==> flow/design.v <==
module alu(opcode, operand_1, operand_2, result, nzcv_old, nzcv, c_from_shifter, isWriteback);
parameter N = 32; 
input[3:0] opcode;	 
input wire [N-1:0] operand_1;  
input wire [N-1:0] operand_2;
input wire[3:0] nzcv_old;  
input wire c_from_shifter; 
output reg isWriteback;  
output reg[N-1:0] result;  
output reg [3:0] nzcv; 	 
reg cin;
reg cout;
reg[N-1:0] neg;
always @(*) begin
	cin = 0;
	cout = 0;
	neg = 0;
	nzcv= nzcv_old;
	case(opcode)
		4'd0: begin
			result = operand_1 & operand_2;
			nzcv[1] = c_from_shifter;
			isWriteback = 1;
		end
		4'd1: begin
			result = operand_1 ^ operand_2;
			isWriteback = 1;
			nzcv[1] = c_from_shifter;
		end
		4'd2: begin
			neg = -operand_2;
			{cin, result[N-2:0]} = operand_1[N-2:0]+neg[N-2:0]; 
			{cout, result[N-1]} = cin+ operand_1[N-1]+neg[N-1];
			nzcv[1]  = cout;	 
			nzcv[0] = cin^cout;  
			isWriteback = 1;
		end
		4'd3: begin
			neg = -operand_1;
			{cin, result[N-2:0]} = operand_2[N-2:0]+neg[N-2:0]; 
			{cout, result[N-1]} = cin+ operand_2[N-1]+neg[N-1];
			nzcv[1]  = cout;	 
			nzcv[0] = cin^cout;  
			isWriteback = 1;
		end
		4'd4: begin
			{cin, result[N-2:0]} = operand_1[N-2:0]+operand_2[N-2:0]; 
			{cout, result[N-1]} = cin+ operand_1[N-1]+operand_2[N-1];
			nzcv[1]  = cout;	 
			nzcv[0] = cin^cout;  
			isWriteback = 1;
		end
		4'd5: begin
			{cin, result[N-2:0]} = operand_1[N-2:0]+operand_2[N-2:0]+nzcv_old[1]; 
			{cout, result[N-1]} = cin+ operand_1[N-1]+operand_2[N-1];
			nzcv[1]  = cout;	 
			nzcv[0] = cin^cout;  
			isWriteback = 1;
		end
		4'd6: begin
			neg = -operand_2;
			{cin, result[N-2:0]} = operand_1[N-2:0]+neg[N-2:0]+nzcv_old[1]-1; 
			{cout, result[N-1]} = cin+ operand_1[N-1]+neg[N-1];
			nzcv[1]  = cout;	 
			nzcv[0] = cin^cout;  
			isWriteback = 1;
		end
		4'd7: begin
			neg = -operand_1;
			{cin, result[N-2:0]} = operand_2[N-2:0]+neg[N-2:0]+nzcv_old[1]-1; 
			{cout, result[N-1]} = cin+ operand_2[N-1]+neg[N-1];
			nzcv[1]  = cout;	 
			nzcv[0] = cin^cout;  
			isWriteback = 1;
		end
		4'd8: begin
			result = operand_1 & operand_2;
			isWriteback = 0;
			nzcv[1] = c_from_shifter;
		end
		4'd9: begin
			result = operand_1 ^ operand_2;
			isWriteback = 0;
			nzcv[1] = c_from_shifter;
		end
		4'd10: begin
			neg = -operand_2;
			{cin, result[N-2:0]} = operand_1[N-2:0]+neg[N-2:0]; 
			{cout, result[N-1]} = cin+ operand_1[N-1]+neg[N-1];
			nzcv[1]  = cout;	 
			nzcv[0] = cin^cout;  
			isWriteback = 0;
		end
		4'd11: begin
			{cin, result[N-2:0]} = operand_1[N-2:0]+operand_2[N-2:0]; 
			{cout, result[N-1]} = cin+ operand_1[N-1]+operand_2[N-1];
			nzcv[1]  = cout;	 
			nzcv[0] = cin^cout;  
			isWriteback = 0;
		end
		4'd12: begin
			result = operand_1 | operand_2;
			isWriteback = 1;
			nzcv[1] = c_from_shifter;
		end
		4'd13: begin
			result = operand_2;
			isWriteback = 1;
			nzcv[1] =c_from_shifter;
		end
		4'd14: begin
			result = operand_1 & (~operand_2);
			isWriteback = 1;
			nzcv[1] =c_from_shifter;
		end
		4'd15: begin
			result = ~operand_2;
			isWriteback = 1;
			nzcv[1] = c_from_shifter;
		end
	endcase
	nzcv[3] = result[N-1]; 	 
	nzcv[2] = (result == 0);  
end
endmodule
module bshift(instr_bit_25,imm_value, Rm, Rs, operand2, cin, c_to_alu, direct_data, use_shifter);
	parameter n=32;
	input [n-1:0] direct_data;
	input use_shifter;
	input instr_bit_25;  
	input [11:0] imm_value;  
	input [n-1:0] Rm;
	input [n-1:0] Rs;
	output [n-1:0] operand2;  
	input cin;
	output reg c_to_alu;
	wire instr_bit_25;
	wire [11:0] imm_value;
	reg [n-1:0] in;
	reg [n-1:0] out;
	reg [7:0] shiftby;  
	reg [n-1:0] junk;
	assign operand2 =(use_shifter==1)?out:direct_data ;
	always @* begin 
		in = 0;
		shiftby = 0;
		junk = 0;
		out = 0;
		c_to_alu = 0;
		if (instr_bit_25) begin
			in[n-1:8] = 0;
			in[7:0] = imm_value[7:0];
			shiftby[0]=0;
			shiftby[7:4]=4'd0;
			shiftby[4:1] = imm_value[11:8];
			{junk,out} = {in,in} >> shiftby[7:0];
			if(shiftby[7:0]==0) c_to_alu = cin;
			else c_to_alu = out[31];
		end
		else begin  
			if(imm_value[6:4] == 0) begin
				in = Rm;
				{c_to_alu,out} = {cin ,in} << imm_value[11:7];
			end
			if(imm_value[6:4] == 3'd1) begin
				in = Rm;
				shiftby[7:0] = Rs[7:0];
				{c_to_alu,out} = {cin,in} << shiftby[7:0];
			end
			if(imm_value[6:4] == 3'd2) begin
				in = Rm;
				{out, c_to_alu} = {in,cin} >> imm_value[11:7];
			end
			if(imm_value[6:4] == 3'd3) begin
				in = Rm;
				shiftby[7:0] = Rs[7:0];
				{out, c_to_alu} = {in,cin} >> shiftby[7:0];
			end
			if(imm_value[6:4] == 3'd4) begin
				in = Rm;
				if(in[n-1]){junk,out, c_to_alu} = {32'hFFFFFFFF,in,cin} >> imm_value[11:7];
				else {out, c_to_alu} = {in,cin} >> imm_value[11:7];
			end
			if(imm_value[6:4] == 3'd5) begin
				in = Rm;
				shiftby[7:0] = Rs[7:0];
				if(in[n-1]) {junk,out, c_to_alu} = {32'hFFFFFFFF,in,cin} >> shiftby[7:0];
				else {out,c_to_alu} = {in,cin} >> shiftby[7:0];
			end
			if((imm_value[6:4] == 3'd6)&&(imm_value[11:7]!=5'd0)) begin
				in = Rm;
				{junk,out,c_to_alu} = {in,in,cin} >> imm_value[11:7];
			end
			if(imm_value[6:4] == 3'd7) begin
				in=Rm;
				shiftby[7:0] = Rs[7:0];
				{junk,out,c_to_alu} = {in,in,cin} >> shiftby[4:0];  
			end
			if((imm_value[6:4] == 3'd6)&&(imm_value[11:7]==5'd0)) begin
				in= Rm;
				{out, c_to_alu} = {cin, in};
			end
		end
	end
endmodule 
module cond ( nzcv,  condition_code, will_this_be_executed);
input wire[3:0] nzcv;
input wire[3:0] condition_code;
output reg will_this_be_executed;
always @* begin
case(condition_code)
	0: begin	 
	if(nzcv[2] == 1)  will_this_be_executed = 1;
	else will_this_be_executed = 0;	
	end
	1: begin  
	if(nzcv[2] == 0)  will_this_be_executed = 1;
	else will_this_be_executed = 0;	
	end
	2: begin  
	if(nzcv[1] == 1)  will_this_be_executed = 1;
	else will_this_be_executed = 0;	
	end	
	3: begin  
	if(nzcv[1] == 0)  will_this_be_executed = 1;
	else will_this_be_executed = 0;	
	end	
	4: begin  
	if(nzcv[3] == 1)  will_this_be_executed = 1;
	else will_this_be_executed = 0;	
	end	
	5: begin  
	if(nzcv[3] == 0)  will_this_be_executed = 1;
	else will_this_be_executed = 0;	
	end	
	6: begin  
	if(nzcv[0] == 1)  will_this_be_executed = 1;
	else will_this_be_executed = 0;	
	end	
	7: begin  
	if(nzcv[0] == 0)  will_this_be_executed = 1;
	else will_this_be_executed = 0;	
	end	
	8: begin  
	if(nzcv[1] == 1 && nzcv[2] == 0)  will_this_be_executed = 1;
	else will_this_be_executed = 0;	
	end	
	9: begin  
	if(nzcv[1] == 0 && nzcv[2] == 1)  will_this_be_executed = 1;
	else will_this_be_executed = 0;	
	end	
	10: begin  
	if(nzcv[3] == nzcv[0])  will_this_be_executed = 1;
	else will_this_be_executed = 0;	
	end	
	11: begin  
	if(nzcv[3] != nzcv[0])  will_this_be_executed = 1;
	else will_this_be_executed = 0;	
	end	
	12: begin  
	if(nzcv[2] == 0 && nzcv[3] == nzcv[0])  will_this_be_executed = 1;
	else will_this_be_executed = 0;	
	end	
	13: begin  
	if(nzcv[2] == 0 || nzcv[3] != nzcv[0])  will_this_be_executed = 1;
	else will_this_be_executed = 0;	
	end	
	14: begin  
	will_this_be_executed = 1;	
	end	
	15: begin  
	will_this_be_executed = 1;
	end
endcase
end
endmodule
module multiplier(    Rs, Rm, result  );
parameter N = 32; 
output wire[N-1:0] result;
input wire[N-1:0] Rs;
input wire[N-1:0] Rm;
assign result = Rm*Rs;
endmodule
module inst_decode(ir, instr_type);
input wire [31:0] ir;
output reg[3:0] instr_type;
always@* begin
	instr_type = 9;
	if(ir[27] == 1 && ir[26] ==1) instr_type = 12;
	if(ir[27] == 1 && ir[26] == 0) begin
		if(ir[25] == 0) instr_type = 10;
		else if(ir[25] == 1) instr_type = 11;
	end
	if(ir[27] == 0 && ir[26] == 1) begin
		if(ir[25] == 0) instr_type = 8;
		else begin
			if(ir[4] == 1) instr_type = 9;
			if(ir[4] == 0) instr_type = 8;
		end
	end
	if(ir[27] == 0 && ir[26] == 0) begin
		if(ir[25] == 1) instr_type = 7;
		else begin
			if(ir[11:8] == 4'b1111 && ir[7:4] == 4'b0001) instr_type = 2;
			else if( (( ir[7] ==1) && (ir[4] == 1)) == 0) instr_type = 7;
			else if( ir[6] == 1) instr_type = 6;
			else if( ir[6] == 0 && ir[5] == 1 && ir[22] == 1) instr_type = 5;
			else if( ir[6] == 0 && ir[5] == 1 && ir[22] == 1) instr_type = 4;
			else if( ir[6] == 0 && ir[5] == 0 && ir[24] == 1) instr_type = 3;
			else if( ir[6] == 0 && ir[5] == 0 && ir[24] == 0 && ir[23] ==1) instr_type = 1;
			else if( ir[6] == 0 && ir[5] == 0 && ir[24] == 0 && ir[23] ==0) instr_type = 0;
		end
	end
end
endmodule
module arm7_execute (
	input             clk,
	input      [31:0] instr_i,   
	input      [31:0] rn_i,      
	input      [31:0] rd_i,      
	input      [31:0] rs_i,      
	input      [31:0] rm_i,      
	input      [31:0] pc_i,      
	input      [3:0]  nzcv_i,    
	output reg [31:0] result_o,
	output reg [3:0]  nzcv_o,
	output reg        wb_o,
	output reg        exec_o
);
localparam T_MULTIPLY          = 4'd0;
localparam T_DATA_PROCESSING   = 4'd7;
localparam T_LOAD_STORE        = 4'd8;
localparam T_BRANCH            = 4'd11;
localparam OP_SUB              = 4'd2;
localparam OP_ADD              = 4'd4;
reg [31:0] instr_q, rn_q, rd_q, rs_q, rm_q, pc_q;
reg [3:0]  nzcv_q;
always @(posedge clk) begin
	instr_q <= instr_i;
	rn_q    <= rn_i;
	rd_q    <= rd_i;
	rs_q    <= rs_i;
	rm_q    <= rm_i;
	pc_q    <= pc_i;
	nzcv_q  <= nzcv_i;
end
wire [3:0]  instr_type;
wire [31:0] mult_result;
wire [31:0] shifter_result;
wire        c_to_alu;
wire [31:0] alu_result;
wire [3:0]  alu_nzcv;
wire        alu_is_writeback;
wire        will_this_be_executed;
reg        use_shifter;
reg [31:0] alu_operand_1;
reg [31:0] alu_operand_2;
reg [3:0]  alu_opcode;
inst_decode InstructionDecoder(
	.ir(instr_q),
	.instr_type(instr_type)
);
multiplier Multiplier(
	.Rs(rs_q),
	.Rm(rm_q),
	.result(mult_result)
);
always @(*) begin
	alu_operand_2 = 0;
	case (instr_type)
		T_DATA_PROCESSING: begin
			alu_operand_1 = rn_q;
			use_shifter = 1;
			alu_opcode = instr_q[24:21];
		end
		T_MULTIPLY: begin
			alu_operand_1 = (instr_q[21] == 1) ? rd_q : 32'd0;	 
			alu_operand_2 = mult_result;
			use_shifter = 0;
			alu_opcode = OP_ADD;
		end
		T_BRANCH: begin
			alu_operand_1 = pc_q - 4;
			alu_operand_2 = (instr_q[23] == 1) ? {6'b111111, instr_q[23:0], 2'b00} : {6'b000000, instr_q[23:0], 2'b00};
			use_shifter = 0;
			alu_opcode = OP_ADD;
		end
		T_LOAD_STORE: begin
			alu_operand_1 = rn_q;
			use_shifter = 1;
			alu_opcode = (instr_q[23] == 1) ? OP_ADD : OP_SUB;
		end
		default: begin
			alu_operand_1 = rn_q;
			use_shifter = 1;
			alu_opcode = OP_ADD;
		end
	endcase
end
bshift BarrelShifter(
	.instr_bit_25(instr_q[25]),
	.imm_value(instr_q[11:0]),
	.Rs(rs_q),
	.Rm(rm_q),
	.cin(nzcv_q[1]),
	.direct_data(alu_operand_2),
	.use_shifter(use_shifter),
	.operand2(shifter_result),
	.c_to_alu(c_to_alu)
);
alu ALU(
	.opcode(alu_opcode),
	.operand_1(alu_operand_1),
	.operand_2(shifter_result),
	.nzcv_old(nzcv_q),
	.c_from_shifter(c_to_alu),
	.result(alu_result),
	.nzcv(alu_nzcv),
	.isWriteback(alu_is_writeback)
);
cond conditionFieldChecker(
	.nzcv(nzcv_q),
	.condition_code(instr_q[31:28]),
	.will_this_be_executed(will_this_be_executed)
);
always @(posedge clk) begin
	result_o <= alu_result;
	nzcv_o   <= alu_nzcv;
	wb_o     <= alu_is_writeback;
	exec_o   <= will_this_be_executed;
end
endmodule
# Tool chain data of arm7_execute
# Tool output for the design above, in the order of the flow.
# Line numbers count from 1 in the design file above.
# Cell names lack the library's common part.
inputs:
  design: "arm7_execute"
  clock_port: "clk"
  lib: "sky130hd"
  pvt_corner: "tt_025C_1v80"

# Elaborated design
# Source: Yosys, flattened and elaborated, memories not mapped. Widths are those after wreduce; folded enables and synchronous resets count as part of the registers. Registers that Yosys merges into a memory's read port (data or address) are not register bits. Print and check cells do not count. Equal cells are merged and count once.
classes:
  multipliers: 1
  n_shift: 9
  reduce_and_logical: 37
  muxes: 65
  bitwise: 19
  addsub: 23
  equal: 44
op_table:
  columns: ["operator", "n"]
  rows:
  - ["32-bit by 32-bit multiplier with 32-bit output", 1]
  - ["32-bit 2-to-1 mux", 13]
  - ["31-bit parallel mux with 12-bit select", 1]
  - ["65-bit by 5-bit >> shifter with 33-bit output", 3]
  - ["32-bit parallel mux with 2-bit select", 2]
  - ["31-bit by 31-bit adder with 32-bit output", 3]
  - ["32-bit by 1-bit adder with 32-bit output", 3]
  - ["4-bit equality test with constant B", 19]
  - ["33-bit 2-to-1 mux", 2]
  - ["65-bit by 8-bit >> shifter with 33-bit output", 1]
  - ["32-bit by 1-bit subtractor with 32-bit output with constant B", 2]
  - ["32-bit bitwise AND", 2]
  - ["32-bit negation", 2]
  - ["32-bit zero test", 2]
  - ["4-bit 2-to-1 mux", 11]
  - ["40-bit by 5-bit >> shifter with 32-bit output", 1]
  - ["4-bit by 3-bit equality test with 1-bit output with constant B", 9]
  - ["33-bit by 5-bit left shift with 33-bit output", 1]
  - ["33-bit by 5-bit >> shifter with 33-bit output", 1]
  - ["33-bit by 8-bit left shift with 33-bit output", 1]
  - ["33-bit by 8-bit >> shifter with 33-bit output", 1]
  - ["32-bit by 3-bit subtractor with 32-bit output with constant B", 1]
  - ["32-bit OR", 1]
  - ["32-bit XOR", 1]
  - ["32-bit inverter", 1]
  - ["1-bit 2-to-1 mux", 28]
  - ["1-bit logical AND", 18]
  - ["4-bit by 2-bit equality test with 1-bit output with constant B", 4]
# Not listed: further kinds 25, cells in them 63.
bits:
  elab_cells: 209
  out_inout_bits: 38
  input_bits: 197
  ff_bits: 234

# Longest topological paths
# Yosys ltp: most cells in a row. Word level: on the elaborated netlist, between registers, memories and ports. Mapped: between sequential cells and ports; inverters and the memories' decode and read muxes count.
logic_depth:
  depth_word: 24
  abc_area: 0
  mapped_depth: 55
  depth_no_buf: 49

# Mapped cells and area
# Yosys stat after the flow's synthesis: flattened, memories mapped to cells. It holds for the ABC_AREA given above (unset counts as 0); a run with the other value may have another netlist.
# The area totals of this step are shown rounded.
types:
  columns: ["cell_type", "n", "area_total_um2"]
  rows:
  - ["fa_1", 417, 8.35E+03]
  - ["dfxtp_1", 233, 4.66E+03]
  - ["ha_1", 287, 3.59E+03]
  - ["nand2_1", 595, 2.23E+03]
  - ["and2_1", 328, 2.05E+03]
  - ["inv_1", 534, 2E+03]
  - ["xnor2_1", 209, 1.83E+03]
  - ["mux2i_1", 138, 1.38E+03]
  - ["a21oi_1", 259, 1.3E+03]
  - ["nor2_1", 343, 1.29E+03]
  - ["o21ai_0", 215, 1.08E+03]
  - ["clkbuf_1", 272, 1.02E+03]
  - ["nor3_1", 152, 760.73]
  - ["nand3_1", 146, 730.701]
  - ["xor2_1", 75, 656.88]
  - ["o211ai_1", 87, 653.126]
  - ["a211oi_1", 79, 593.069]
  - ["a221oi_1", 65, 569.296]
# Other cell types: 96; their cells: 1206.
mapped:
  seq_area_um2: 4664
  mapped_area_um2: 44020
  buf_cells: 383
  ff_cells: 233
  stdcells: 5640
# The figures by module come from a second, unflattened synthesis with its own total; it is not the netlist above.
hier_totals:
  cells_unflattened: 5611
  area_unflattened_um2: 44200
# Rows give one instance, submodules left out.
modules:
  columns: ["mod", "mod_seq_area_um2", "instances", "cells", "mod_area_um2"]
  rows:
  - ["multiplier", 0.0, 1, 1650, 15210]
  - ["alu", 0.0, 1, 2085, 13970]
  - ["bshift", 0.0, 1, 1395, 8637]
  - ["arm7_execute", 4684, 1, 449, 6130]
  - ["inst_decode", 0.0, 1, 19, 127.6]
  - ["cond", 0.0, 1, 13, 122.6]

# Worst setup path after synthesis
# Source: OpenSTA report_checks on the synthesized netlist (no wires, ideal clock, input and output delay 20% of the period each), path of least setup slack; recovery checks are left aside. Register names are those of the netlist, which keeps one name where synthesis merged equal registers.
synth_path:
  path_type: "reg-to-reg"
  start: "register rm_q[7]"
  end: "register nzcv_o[2]"
  period_ns: 13.0
  t_arrival_ns: 12.028
  path_stages: 51
  setup_time_ns: 0.103
  delay_ns: 12.131
  t_first_pin_ns: 0.000
  required_ns: 12.897
  path_buffers: 5
  path_slack_ns: 0.869
  period_less_setup_slack_ns: 12.131
# "delay_ns" is the arrival time less input delay plus setup time.
# "path_stages": output pins that drive a net of the path, with the launching flip-flop's if there is one; two outputs of one cell count as two.
# "period_less_setup_slack_ns" = period - worst setup slack (recovery checks aside). The figure is calculated, with input and output delays left at 20% of the set period.
# The rows between start and end are the longest chain of elaborated cells between them; the timing report does not say that the signal goes this way. Where chains are equally long, one stands for them.
# Each line given opens the expression or statement behind the cell; cells for indexed reads and writes are added by Yosys, which also makes memories of some case tables.
synth_via:
  path_cell_list: "dfxtp_1 clkbuf_1 clkbuf_1 clkbuf_1 and2_1 fa_1 inv_1 fa_1 fa_1 fa_1 inv_1 ha_1 ha_1 fa_1 fa_1 ha_1 a21o_1 o41ai_1 [15 not listed] or3b_2 nor3b_1 a21oi_1 a31o_2 nor4b_1 a311oi_1 nand2_1 nor2_1 nand3_1 nor2b_1 xnor2_1 fa_1 a221oi_1 o2111ai_1 a221o_1 a221oi_1 nor2_1 a2111oi_2"
  elab_chain_cells: 20
  cone_cells: 52
  cone_classes: "add/sub: 21; mul: 1; shift: 8; mux: 16; logic: 5; reduce/logical: 1"
synth_rtl:
  columns: ["element", "line_no", "rtl"]
  rows:
  - ["start: declaration", 336, "reg [31:0] instr_q, rn_q, rd_q, rs_q, rm_q, pc_q;"]
  - ["start: assignment", 343, "rm_q <= rm_i;"]
  - ["33-bit by 5-bit left shift with 33-bit output", 163, "{c_to_alu,out} = {cin ,in} << imm_value[11:7];"]
  - ["32-bit 2-to-1 mux", 161, "if(imm_value[6:4] == 0) begin"]
  - ["32-bit 2-to-1 mux", 165, "if(imm_value[6:4] == 3'd1) begin"]
  - ["32-bit 2-to-1 mux", 170, "if(imm_value[6:4] == 3'd2) begin"]
  - ["32-bit 2-to-1 mux", 174, "if(imm_value[6:4] == 3'd3) begin"]
  - ["32-bit 2-to-1 mux", 179, "if(imm_value[6:4] == 3'd4) begin"]
  - ["32-bit 2-to-1 mux", 184, "if(imm_value[6:4] == 3'd5) begin"]
  - ["[6 not listed]", null, null]
  - ["31-bit by 31-bit adder with 32-bit output", 62, "{cin, result[N-2:0]} = operand_1[N-2:0]+neg[N-2:0]+nzcv_old[1]-1;"]
  - ["32-bit by 1-bit adder with 32-bit output", 62, null]
  - ["32-bit by 1-bit subtractor with 32-bit output", 62, null]
  - ["1-bit by 1-bit adder with 2-bit output", 63, "{cout, result[N-1]} = cin+ operand_1[N-1]+neg[N-1];"]
  - ["2-bit by 1-bit adder with 2-bit output", 63, null]
  - ["1-bit parallel mux with 12-bit select", 19, "case(opcode)"]
  - ["32-bit zero test", 123, "nzcv[2] = (result == 0);"]
  - ["end: assignment", 428, "nzcv_o <= alu_nzcv;"]
  - ["end: declaration", 326, "output reg [3:0] nzcv_o,"]
# Some nets on the timed path still bear RTL names; the line given drives or declares the net.
synth_named_nets:
  columns: ["signal", "line_no"]
  rows:
  - ["ALU.nzcv[3]", 19]

# Timing after layout
# Path of least setup slack in the final report of flow run C (OpenROAD, finished layout, wires in). Where an end is a register, its clock arrival counts in the times.
layout_path:
  path_type: "reg-to-reg"
  start: "register rs_q[2]"
  end: "register nzcv_o[2]"
  required_ns: 13.13
  t_first_pin_ns: 0.64
  t_arrival_ns: 12.01
  path_slack_ns: 1.13
  path_buffers: 2
  path_stages: 50
  period_ns: 12.6
  setup_time_ns: 0.10
# The rows between start and end are the longest chain of elaborated cells between them; the timing report does not say that the signal goes this way. Where chains are equally long, one stands for them.
layout_via:
  path_cell_list: "dfxtp_4 buf_6 and2_4 fa_2 inv_2 fa_2 fa_1 inv_2 fa_1 ha_1 ha_1 inv_2 fa_1 inv_1 fa_1 ha_4 o21ai_4 o21bai_1 [14 not listed] nand2_1 o221ai_2 or3_1 o221a_2 a211o_1 a21oi_2 o21bai_1 a21oi_1 xor2_1 nor2b_4 xnor2_2 fa_2 a221oi_2 o2111ai_1 a221o_1 a221oi_2 nor2_1 a2111oi_2"
  elab_chain_cells: 19
  cone_cells: 46
  cone_classes: "add/sub: 21; mul: 1; shift: 4; mux: 14; logic: 5; reduce/logical: 1"
layout_rtl:
  columns: ["element", "line_no", "rtl"]
  rows:
  - ["start: declaration", 336, "reg [31:0] instr_q, rn_q, rd_q, rs_q, rm_q, pc_q;"]
  - ["start: assignment", 342, "rs_q <= rs_i;"]
  - ["33-bit by 8-bit left shift with 33-bit output", 168, "{c_to_alu,out} = {cin,in} << shiftby[7:0];"]
  - ["32-bit 2-to-1 mux", 165, "if(imm_value[6:4] == 3'd1) begin"]
  - ["32-bit 2-to-1 mux", 170, "if(imm_value[6:4] == 3'd2) begin"]
  - ["32-bit 2-to-1 mux", 174, "if(imm_value[6:4] == 3'd3) begin"]
  - ["32-bit 2-to-1 mux", 179, "if(imm_value[6:4] == 3'd4) begin"]
  - ["32-bit 2-to-1 mux", 184, "if(imm_value[6:4] == 3'd5) begin"]
  - ["32-bit 2-to-1 mux", 190, "if((imm_value[6:4] == 3'd6)&&(imm_value[11:7]!=5'd0)) begin"]
  - ["[5 not listed]", null, null]
  - ["31-bit by 31-bit adder with 32-bit output", 62, "{cin, result[N-2:0]} = operand_1[N-2:0]+neg[N-2:0]+nzcv_old[1]-1;"]
  - ["32-bit by 1-bit adder with 32-bit output", 62, null]
  - ["32-bit by 1-bit subtractor with 32-bit output", 62, null]
  - ["1-bit by 1-bit adder with 2-bit output", 63, "{cout, result[N-1]} = cin+ operand_1[N-1]+neg[N-1];"]
  - ["2-bit by 1-bit adder with 2-bit output", 63, null]
  - ["1-bit parallel mux with 12-bit select", 19, "case(opcode)"]
  - ["32-bit zero test", 123, "nzcv[2] = (result == 0);"]
  - ["end: assignment", 428, "nzcv_o <= alu_nzcv;"]
  - ["end: declaration", 326, "output reg [3:0] nzcv_o,"]
# Some nets on the timed path still bear RTL names; the line given drives or declares the net.
layout_named_nets:
  columns: ["signal", "line_no"]
  rows:
  - ["ALU.nzcv[3]", 19]

==> results <==
Measured results for arm7_execute: 4 stored runs of the Yosys and OpenROAD flow on sky130hd. The settings differ; the order carries no meaning. The constraints put input and output delay at 20% of the set period each and load the outputs with 0.01 pF.
"period_less_ws_ns" = clock period - worst setup slack. The figure is calculated, with input and output delays left at 20% of the set period.
"worst_path_ns" means the part of the period allowed to the worst setup path (the constraints hold back 20% at inputs and 20% at outputs) less its slack; where the path has registers, the arrival times of their clocks count too.
"power_mw": no workload was simulated; the value follows from the tool's default switching activity.
The measured numbers are rounded.

--- flow run A ---
==> flow/run.sh <==
#!/bin/bash
# the make line also repeats the synthesis and layout settings of config.mk as NAME=value (left out here)
make -C /OpenROAD-flow-scripts/flow DESIGN_CONFIG=/design/flow/config.mk WORK_HOME=/design/flow/orfs CLKGATE_MAP_FILE= finish
==> flow/config.mk <==
export PLATFORM = sky130hd
export DESIGN_NAME = arm7_execute
export DESIGN_NICKNAME = arm7_execute
export VERILOG_FILES = /design/flow/design.v
export SDC_FILE = /design/flow/constraint.sdc
export NUM_CORES = 4
export LEC_CHECK = 0
export CAP_MARGIN = 20
export CELL_PAD_IN_SITES_DETAIL_PLACEMENT = 1
export CELL_PAD_IN_SITES_GLOBAL_PLACEMENT = 1
export CORE_ASPECT_RATIO = 0.84
export CORE_MARGIN = 7
export CORE_UTILIZATION = 61
export CTS_CLUSTER_DIAMETER = 111
export HOLD_SLACK_MARGIN = -0.03
export MIN_ROUTING_LAYER = met2
export PLACE_DENSITY = 0.79
export SETUP_SLACK_MARGIN = 1.18
export SLEW_MARGIN = 15
export TNS_END_PERCENT = 25
==> flow/constraint.sdc <==
create_clock -name core_clock -period 13.0 [get_ports {clk}]
set_input_delay 2.6000 -clock core_clock [delete_from_list [all_inputs] [get_ports {clk}]]
set_output_delay 2.6000 -clock core_clock [all_outputs]
set_load 0.01 [all_outputs]

==> results, as YAML <==
outcome: "did not finish, clock tree synthesis stopped with DPL-0033"

--- flow run B ---
==> flow/run.sh <==
#!/bin/bash
# the make line also repeats the synthesis and layout settings of config.mk as NAME=value (left out here)
make -C /OpenROAD-flow-scripts/flow DESIGN_CONFIG=/design/flow/config.mk WORK_HOME=/design/flow/orfs CLKGATE_MAP_FILE= finish
==> flow/config.mk <==
export PLATFORM = sky130hd
export DESIGN_NAME = arm7_execute
export DESIGN_NICKNAME = arm7_execute
export VERILOG_FILES = /design/flow/design.v
export SDC_FILE = /design/flow/constraint.sdc
export NUM_CORES = 4
export LEC_CHECK = 0
export CAP_MARGIN = 20
export CELL_PAD_IN_SITES_DETAIL_PLACEMENT = 2
export CELL_PAD_IN_SITES_GLOBAL_PLACEMENT = 1
export CORE_MARGIN = 4
export CORE_UTILIZATION = 61
export SLEW_MARGIN = 15
==> flow/constraint.sdc <==
create_clock -name core_clock -period 13.0 [get_ports {clk}]
set_input_delay 2.6000 -clock core_clock [delete_from_list [all_inputs] [get_ports {clk}]]
set_output_delay 2.6000 -clock core_clock [all_outputs]
set_load 0.01 [all_outputs]

==> results, as YAML <==
outcome: "did not finish, placement stopped with a tool error"

--- flow run C ---
==> flow/run.sh <==
#!/bin/bash
# the make line also repeats the synthesis and layout settings of config.mk as NAME=value (left out here)
make -C /OpenROAD-flow-scripts/flow DESIGN_CONFIG=/design/flow/config.mk WORK_HOME=/design/flow/orfs CLKGATE_MAP_FILE= finish
==> flow/config.mk <==
export PLATFORM = sky130hd
export DESIGN_NAME = arm7_execute
export DESIGN_NICKNAME = arm7_execute
export VERILOG_FILES = /design/flow/design.v
export SDC_FILE = /design/flow/constraint.sdc
export NUM_CORES = 4
export LEC_CHECK = 0
export CAP_MARGIN = 20
export CORE_MARGIN = 2
export CORE_UTILIZATION = 40
export SETUP_SLACK_MARGIN = 2.96
export SLEW_MARGIN = 20
==> flow/constraint.sdc <==
create_clock -name core_clock -period 12.6 [get_ports {clk}]
set_input_delay 2.5200 -clock core_clock [delete_from_list [all_inputs] [get_ports {clk}]]
set_output_delay 2.5200 -clock core_clock [all_outputs]
set_load 0.01 [all_outputs]

==> results, as YAML <==
results:
  setupTns_ns: 0.000
  die_area_um2: 112700
  period_less_ws_ns: 11.473
  timing.hold.ws_ns: 0.555
  worstSetupSlack_ns: 1.127
  layout_stdcell_area_um2: 54870
  worst_path_ns: 11.47
  critical_path_kind: "reg-to-reg"
  util_pct: 50.3
  yosys_chip_area_um2: 44020
  power_mw: 18.05

--- flow run D ---
==> flow/run.sh <==
#!/bin/bash
# the make line also repeats the synthesis and layout settings of config.mk as NAME=value (left out here)
make -C /OpenROAD-flow-scripts/flow DESIGN_CONFIG=/design/flow/config.mk WORK_HOME=/design/flow/orfs CLKGATE_MAP_FILE= finish
==> flow/config.mk <==
export PLATFORM = sky130hd
export DESIGN_NAME = arm7_execute
export DESIGN_NICKNAME = arm7_execute
export VERILOG_FILES = /design/flow/design.v
export SDC_FILE = /design/flow/constraint.sdc
export NUM_CORES = 4
export LEC_CHECK = 0
export CAP_MARGIN = 30
export CORE_MARGIN = 2
export CORE_UTILIZATION = 42
export CTS_CLUSTER_SIZE = 91
export GPL_ROUTABILITY_DRIVEN = 1
export MAX_ROUTING_LAYER = met5
export PLACE_DENSITY_LB_ADDON = 0.04
export SLEW_MARGIN = 20
==> flow/constraint.sdc <==
create_clock -name core_clock -period 8.54 [get_ports {clk}]
set_input_delay 1.7080 -clock core_clock [delete_from_list [all_inputs] [get_ports {clk}]]
set_output_delay 1.7080 -clock core_clock [all_outputs]
set_load 0.01 [all_outputs]

==> results, as YAML <==
results:
  setupTns_ns: -32.76
  die_area_um2: 107400
  period_less_ws_ns: 11.254
  timing.hold.ws_ns: 0.538
  worstSetupSlack_ns: -2.714
  layout_stdcell_area_um2: 63430
  worst_path_ns: 11.25
  critical_path_kind: "reg-to-reg"
  util_pct: 61.1
  yosys_chip_area_um2: 44020
  power_mw: 29.48
